==> flow/design.v <==
module alu16bit (
  input clk,                 
  input reset,               
  input [2:0] operation,     
  input [15:0] operand_A,
  input [15:0] operand_B,
  output reg [31:0] result, 
  output reg carry_flag,
  output reg zero_flag
);
parameter [2:0] ADD  = 3'b000,
                SUB  = 3'b001,
                MUL  = 3'b010,
                AND  = 3'b011,
                OR   = 3'b100,
                NAND = 3'b101,
                NOR  = 3'b110,
                XOR  = 3'b111;
reg [31:0] alu_result;  
reg alu_carry;
reg alu_zero;
always @(*) begin
  alu_result = 32'b0;
  alu_carry  = 1'b0;
  alu_zero   = 1'b0;
  case (operation)
    ADD: begin
      {alu_carry, alu_result} = {1'b0, operand_A} + {1'b0, operand_B};
      alu_zero = (alu_result[15:0] == 16'b0);
    end
    SUB: begin
      {alu_carry, alu_result} = {1'b0, operand_A} - {1'b0, operand_B};
      alu_zero = (alu_result[15:0] == 16'b0);
    end
    MUL: begin
      alu_result = operand_A * operand_B;   
      alu_zero = (alu_result == 32'b0);
    end
    AND: begin
      alu_result = {16'b0, (operand_A & operand_B)};
      alu_zero = (alu_result[15:0] == 16'b0);
    end
    OR: begin
      alu_result = {16'b0, (operand_A | operand_B)};
      alu_zero = (alu_result[15:0] == 16'b0);
    end
    NAND: begin
      alu_result = {16'b0, ~(operand_A & operand_B)};
      alu_zero = (alu_result[15:0] == 16'b0);
    end
    NOR: begin
      alu_result = {16'b0, ~(operand_A | operand_B)};
      alu_zero = (alu_result[15:0] == 16'b0);
    end
    XOR: begin
      alu_result = {16'b0, (operand_A ^ operand_B)};
      alu_zero = (alu_result[15:0] == 16'b0);
    end
    default: begin
      alu_result = 32'b0;
      alu_carry  = 1'b0;
      alu_zero   = 1'b1;
    end
  endcase
end
always @(posedge clk) begin
  if (reset) begin
    result     <= 32'b0;
    carry_flag <= 1'b0;
    zero_flag  <= 1'b0;
  end else begin
    result     <= alu_result;
    carry_flag <= alu_carry;
    zero_flag  <= alu_zero;
  end
end
endmodule
# ---- Reports on alu16bit
# What the tools print for alu16bit, step after step.
# Lines are those of the file above, counted from 1.
# A cell with -- has no value.
dict set report inputs {
  top_module {alu16bit}
  clk_port {clk}
  library {sky130hd}
  pvt_corner {tt_025C_1v80}
}

# ---- Word level
# Yosys after proc, flatten, opt, wreduce and memory -nomap, before mapping. Enables and synchronous resets that opt folds into registers are not counted as muxes. Memory bits, and registers merged into a memory's read port (data or address), are not among the register bits. Print and check cells are not counted. Equal cells are merged and count once.
dict set report word_totals {
  regBits 34
  output_inout_bits 34
  inputBits 37
  wordCells 31
}
dict set report op_classes {
  n_mux 3
  logic 5
  n_eq 7
  multipliers 1
  reduce_logical 10
  add_sub_neg 2
}
# cell n
set ops {}
lappend ops {{multiplier 16 x 16 -> 32 bit} 1}
lappend ops {{case mux 32 bit (select 8 bit)} 1}
lappend ops {{zero test 16 bit} 7}
lappend ops {{NOT 16 bit} 2}
lappend ops {{zero test 32 bit} 1}
lappend ops {{adder 16 x 16 -> 17 bit} 1}
lappend ops {{subtractor 16 x 16 -> 17 bit} 1}
lappend ops {{bitwise AND 16 bit} 1}
lappend ops {{bitwise OR 16 bit} 1}
lappend ops {{XOR 16 bit} 1}
lappend ops {{== test 3 bit with constant B} 4}
lappend ops {{case mux 1 bit (select 8 bit)} 1}
lappend ops {{== test 3 x 2 -> 1 bit with constant B} 2}
lappend ops {{OR reduction 6 bit} 1}
lappend ops {{== test 3 x 1 -> 1 bit with constant B} 1}
lappend ops {{zero test 3 bit} 1}
lappend ops {{case mux 1 bit (select 3 bit)} 1}

# ---- Depth
# Yosys ltp: most cells in a row. Word level: on the elaborated netlist, between registers, memories and ports. Mapped: between sequential cells and ports; inverters and the memories' decode and read muxes count.
dict set report depth {
  depth_word 4
  abc_area 0
  mapped_depth 25
  depth_no_buf 24
}

# ---- Synthesis result
# Yosys stat after the flow's synthesis: flattened, memories mapped to cells. It holds for the ABC_AREA given above (unset counts as 0); a run with the other value may have another netlist.
# The area totals of this step are shown rounded.
# cell_type n area_total_um2
set types {}
lappend types {sky130_fd_sc_hd__fa_1 196 3.92E+03}
lappend types {sky130_fd_sc_hd__ha_1 152 1.9E+03}
lappend types {sky130_fd_sc_hd__inv_1 282 1.06E+03}
lappend types {sky130_fd_sc_hd__nand2_1 194 728.198}
lappend types {sky130_fd_sc_hd__nor2_1 187 701.923}
lappend types {sky130_fd_sc_hd__dfxtp_1 34 680.653}
lappend types {sky130_fd_sc_hd__a21oi_1 67 335.322}
lappend types {sky130_fd_sc_hd__o21ai_0 52 260.25}
lappend types {sky130_fd_sc_hd__xnor2_1 29 253.994}
lappend types {sky130_fd_sc_hd__clkbuf_1 59 221.462}
lappend types {sky130_fd_sc_hd__xor2_1 24 210.202}
lappend types {sky130_fd_sc_hd__nor3_1 33 165.158}
lappend types {sky130_fd_sc_hd__nand4_1 21 131.376}
lappend types {sky130_fd_sc_hd__a211oi_1 16 120.115}
lappend types {sky130_fd_sc_hd__nand3_1 19 95.091}
lappend types {sky130_fd_sc_hd__nor4_1 15 93.84}
lappend types {sky130_fd_sc_hd__a21o_1 12 90.086}
lappend types {sky130_fd_sc_hd__o21a_1 12 90.086}
# Not listed: further types 61, cells in them 198.
dict set report synth_totals {
  stdcells 1602
  buf_cells 76
  mapped_area_um2 12600
  flip_flops 34
  sequential_area_um2 681
}

# ---- Timing after synthesis
# OpenSTA on the mapped netlist: ideal clock, no wires. The path of least setup slack (recovery checks aside). Input and output delay are each 20% of the period. Register names are those of the netlist, which keeps one name where synthesis merged equal registers.
dict set report synth_timing {
  path_kind {in2reg}
  from {in operand_B[4]}
  to {reg result[30]}
  path_delay_ps 5841
  path_stages 24
  tclk_ps 7200
  in_delay_ps 1440
  path_slack_ps -80
  t_first_pin_ps 1440
  setup_time_ps 66
  t_arrival_ps 7215
  path_buffers 1
  required_ps 7134
  synth_period_reached_ps 7280
}
# "path_delay_ps" is the arrival time less input delay plus setup time.
# "path_stages" counts driving pins, that of a launching flip-flop among them; a cell with two outputs on the path counts twice.
# "synth_period_reached_ps" is the clock period less the worst setup slack; recovery checks do not enter. This is arithmetic on one report: input and output delays are still those of the set period (20% each).
# The rows between start and end are the longest chain of elaborated cells between them; the timing report does not say that the signal goes this way. Where chains are equally long, one stands for them.
# Each line given opens the expression or statement behind the cell; cells for indexed reads and writes are added by Yosys, which also makes memories of some case tables.
dict set report synth_via {
  path_cell_list {sky130_fd_sc_hd__inv_1 -> sky130_fd_sc_hd__buf_1 -> sky130_fd_sc_hd__nor2_1 -> sky130_fd_sc_hd__fa_1 -> sky130_fd_sc_hd__inv_1 -> sky130_fd_sc_hd__fa_1 -> sky130_fd_sc_hd__fa_1 -> sky130_fd_sc_hd__inv_1 -> sky130_fd_sc_hd__fa_1 -> sky130_fd_sc_hd__fa_1 -> sky130_fd_sc_hd__inv_1 -> sky130_fd_sc_hd__fa_1 -> sky130_fd_sc_hd__inv_1 -> sky130_fd_sc_hd__ha_1 -> sky130_fd_sc_hd__nand3_1 -> sky130_fd_sc_hd__nor2_1 -> sky130_fd_sc_hd__a221oi_1 -> sky130_fd_sc_hd__o221a_2 -> sky130_fd_sc_hd__a2bb2oi_1 -> sky130_fd_sc_hd__a31oi_1 -> sky130_fd_sc_hd__or3_1 -> sky130_fd_sc_hd__and4_1 -> sky130_fd_sc_hd__o21a_1 -> sky130_fd_sc_hd__nor2_1}
  elab_chain_len 2
  cone_cells 3
  lines_between 3
  classes_between {add/sub: 1; mul: 1; mux: 1}
}
# item line_no
set synth_lines {}
lappend synth_lines {{start, declared} 6} ;# input [15:0] operand_B,
lappend synth_lines {{multiplier 16 x 16 -> 32 bit} 36} ;# alu_result = operand_A * operand_B;
lappend synth_lines {{case mux 32 bit (select 8 bit)} 26} ;# case (operation)
lappend synth_lines {{end, assigned} 68} ;# result     <= 32'b0;
lappend synth_lines {{end, assigned} 72} ;# result     <= alu_result;
lappend synth_lines {{end, declared} 7} ;# output reg [31:0] result,

# ---- Path in the finished layout
# From the final timing report of job 2: the path of least setup slack in the routed layout; clock arrival at registers is part of the times.
# The report prints the path's times to 10 ps; the period is as set.
dict set report layout_timing {
  path_kind {in2reg}
  from {in operand_B[7]}
  to {reg zero_flag}
  required_ps 12020
  path_stages 25
  setup_time_ps 60
  in_delay_ps 2360
  t_arrival_ps 10120
  path_slack_ps 1900
  path_buffers 1
  t_first_pin_ps 2360
  tclk_ps 11800
}
# The rows between start and end are the longest chain of elaborated cells between them; the timing report does not say that the signal goes this way. Where chains are equally long, one stands for them.
dict set report layout_via {
  path_cell_list {sky130_fd_sc_hd__clkdlybuf4s50_1 -> sky130_fd_sc_hd__ha_1 -> sky130_fd_sc_hd__inv_1 -> sky130_fd_sc_hd__fa_1 -> sky130_fd_sc_hd__inv_1 -> sky130_fd_sc_hd__fa_1 -> sky130_fd_sc_hd__inv_1 -> sky130_fd_sc_hd__fa_1 -> sky130_fd_sc_hd__inv_1 -> sky130_fd_sc_hd__fa_1 -> sky130_fd_sc_hd__fa_1 -> sky130_fd_sc_hd__inv_1 -> sky130_fd_sc_hd__fa_1 -> sky130_fd_sc_hd__inv_1 -> sky130_fd_sc_hd__ha_1 -> sky130_fd_sc_hd__nand3_1 -> sky130_fd_sc_hd__nor2_1 -> sky130_fd_sc_hd__a221oi_1 -> sky130_fd_sc_hd__o221a_2 -> sky130_fd_sc_hd__o21ai_0 -> sky130_fd_sc_hd__a211oi_1 -> sky130_fd_sc_hd__o2111ai_1 -> sky130_fd_sc_hd__nor4_1 -> sky130_fd_sc_hd__nand4_1 -> sky130_fd_sc_hd__o21ai_1}
  elab_chain_len 4
  cone_cells 17
  classes_between {add/sub: 2; mul: 1; mux: 1; logic: 5; reduce/logical: 8}
}
# item line_no
set layout_lines {}
lappend layout_lines {{start, declared} 6} ;# input [15:0] operand_B,
lappend layout_lines {{bitwise OR 16 bit} 52} ;# alu_result = {16'b0, ~(operand_A | operand_B)};
lappend layout_lines {{NOT 16 bit} 52}
lappend layout_lines {{zero test 16 bit} 53} ;# alu_zero = (alu_result[15:0] == 16'b0);
lappend layout_lines {{case mux 1 bit (select 8 bit)} 26} ;# case (operation)
lappend layout_lines {{end, assigned} 70} ;# zero_flag  <= 1'b0;
lappend layout_lines {{end, assigned} 74} ;# zero_flag  <= alu_zero;
lappend layout_lines {{end, declared} 9} ;# output reg zero_flag

# Record of 3 stored runs of the RTL-to-layout flow on alu16bit, platform sky130hd. The runs are unordered. Constraints: input delay and output delay 20% of the set period each, output load 0.01 pF.
# "achieved_period_ps" is the run's clock period less its worst setup slack. It is reckoned from that one timing run; input and output delays stay at 20% of the period that was set.
# By "worst_setup_path_time_ps" is meant the share of the clock period that the worst setup path is allowed (20% is reserved at inputs, 20% at outputs), minus its slack. Clock arrival times at its registers enter into it.
# By "power_total_uw" is meant OpenSTA's value without simulated activity: inputs other than the clock are taken to toggle once in ten clock periods, and the tool carries that through the logic.
# "worst_setup_path_time_ps" is known to 10 ps.
# The measured numbers are rounded.
run="job 1" settings CELL_PAD_IN_SITES_DETAIL_PLACEMENT=2 CELL_PAD_IN_SITES_GLOBAL_PLACEMENT=1 CORE_UTILIZATION=48 CTS_CLUSTER_SIZE=32 MAX_ROUTING_LAYER="met5" MIN_ROUTING_LAYER="met2" SLEW_MARGIN=0 period_ns=4.8 CAP_MARGIN=20 CORE_MARGIN=2
run="job 1" outcome="stopped before the end: placement reported DPL-0033"
run="job 2" settings ABC_AREA=0 CORE_MARGIN=5 CORE_UTILIZATION=40 CTS_CLUSTER_DIAMETER=76 CTS_CLUSTER_SIZE=11 MIN_ROUTING_LAYER="met1" SETUP_SLACK_MARGIN=0.06 SLEW_MARGIN=20 TNS_END_PERCENT=40 period_ns=11.8 CAP_MARGIN=20
run="job 2" results hold_ws_ps=3050 final_setup_ws_ps=1900 total_die_area_um2=35200 fin_util_pct=43.8 power_total_uw=4490 worst_setup_path_time_ps=7540 critical_path_kind="in2reg" tns_setup_ps=0 post_route_stdcell_area_um2=13700 yosys.chip_area_um2=12600 achieved_period_ps=9905
run="job 3" settings CAP_MARGIN=0 CELL_PAD_IN_SITES_DETAIL_PLACEMENT=0 CELL_PAD_IN_SITES_GLOBAL_PLACEMENT=3 CORE_MARGIN=8 CORE_UTILIZATION=72 CTS_CLUSTER_SIZE=63 HOLD_SLACK_MARGIN=0.14 MIN_ROUTING_LAYER="met1" PLACE_DENSITY_LB_ADDON=0.29 SETUP_SLACK_MARGIN=1.36 period_ns=5.44 SLEW_MARGIN=20
run="job 3" outcome="stopped before the end: placement reported FLW-0024"
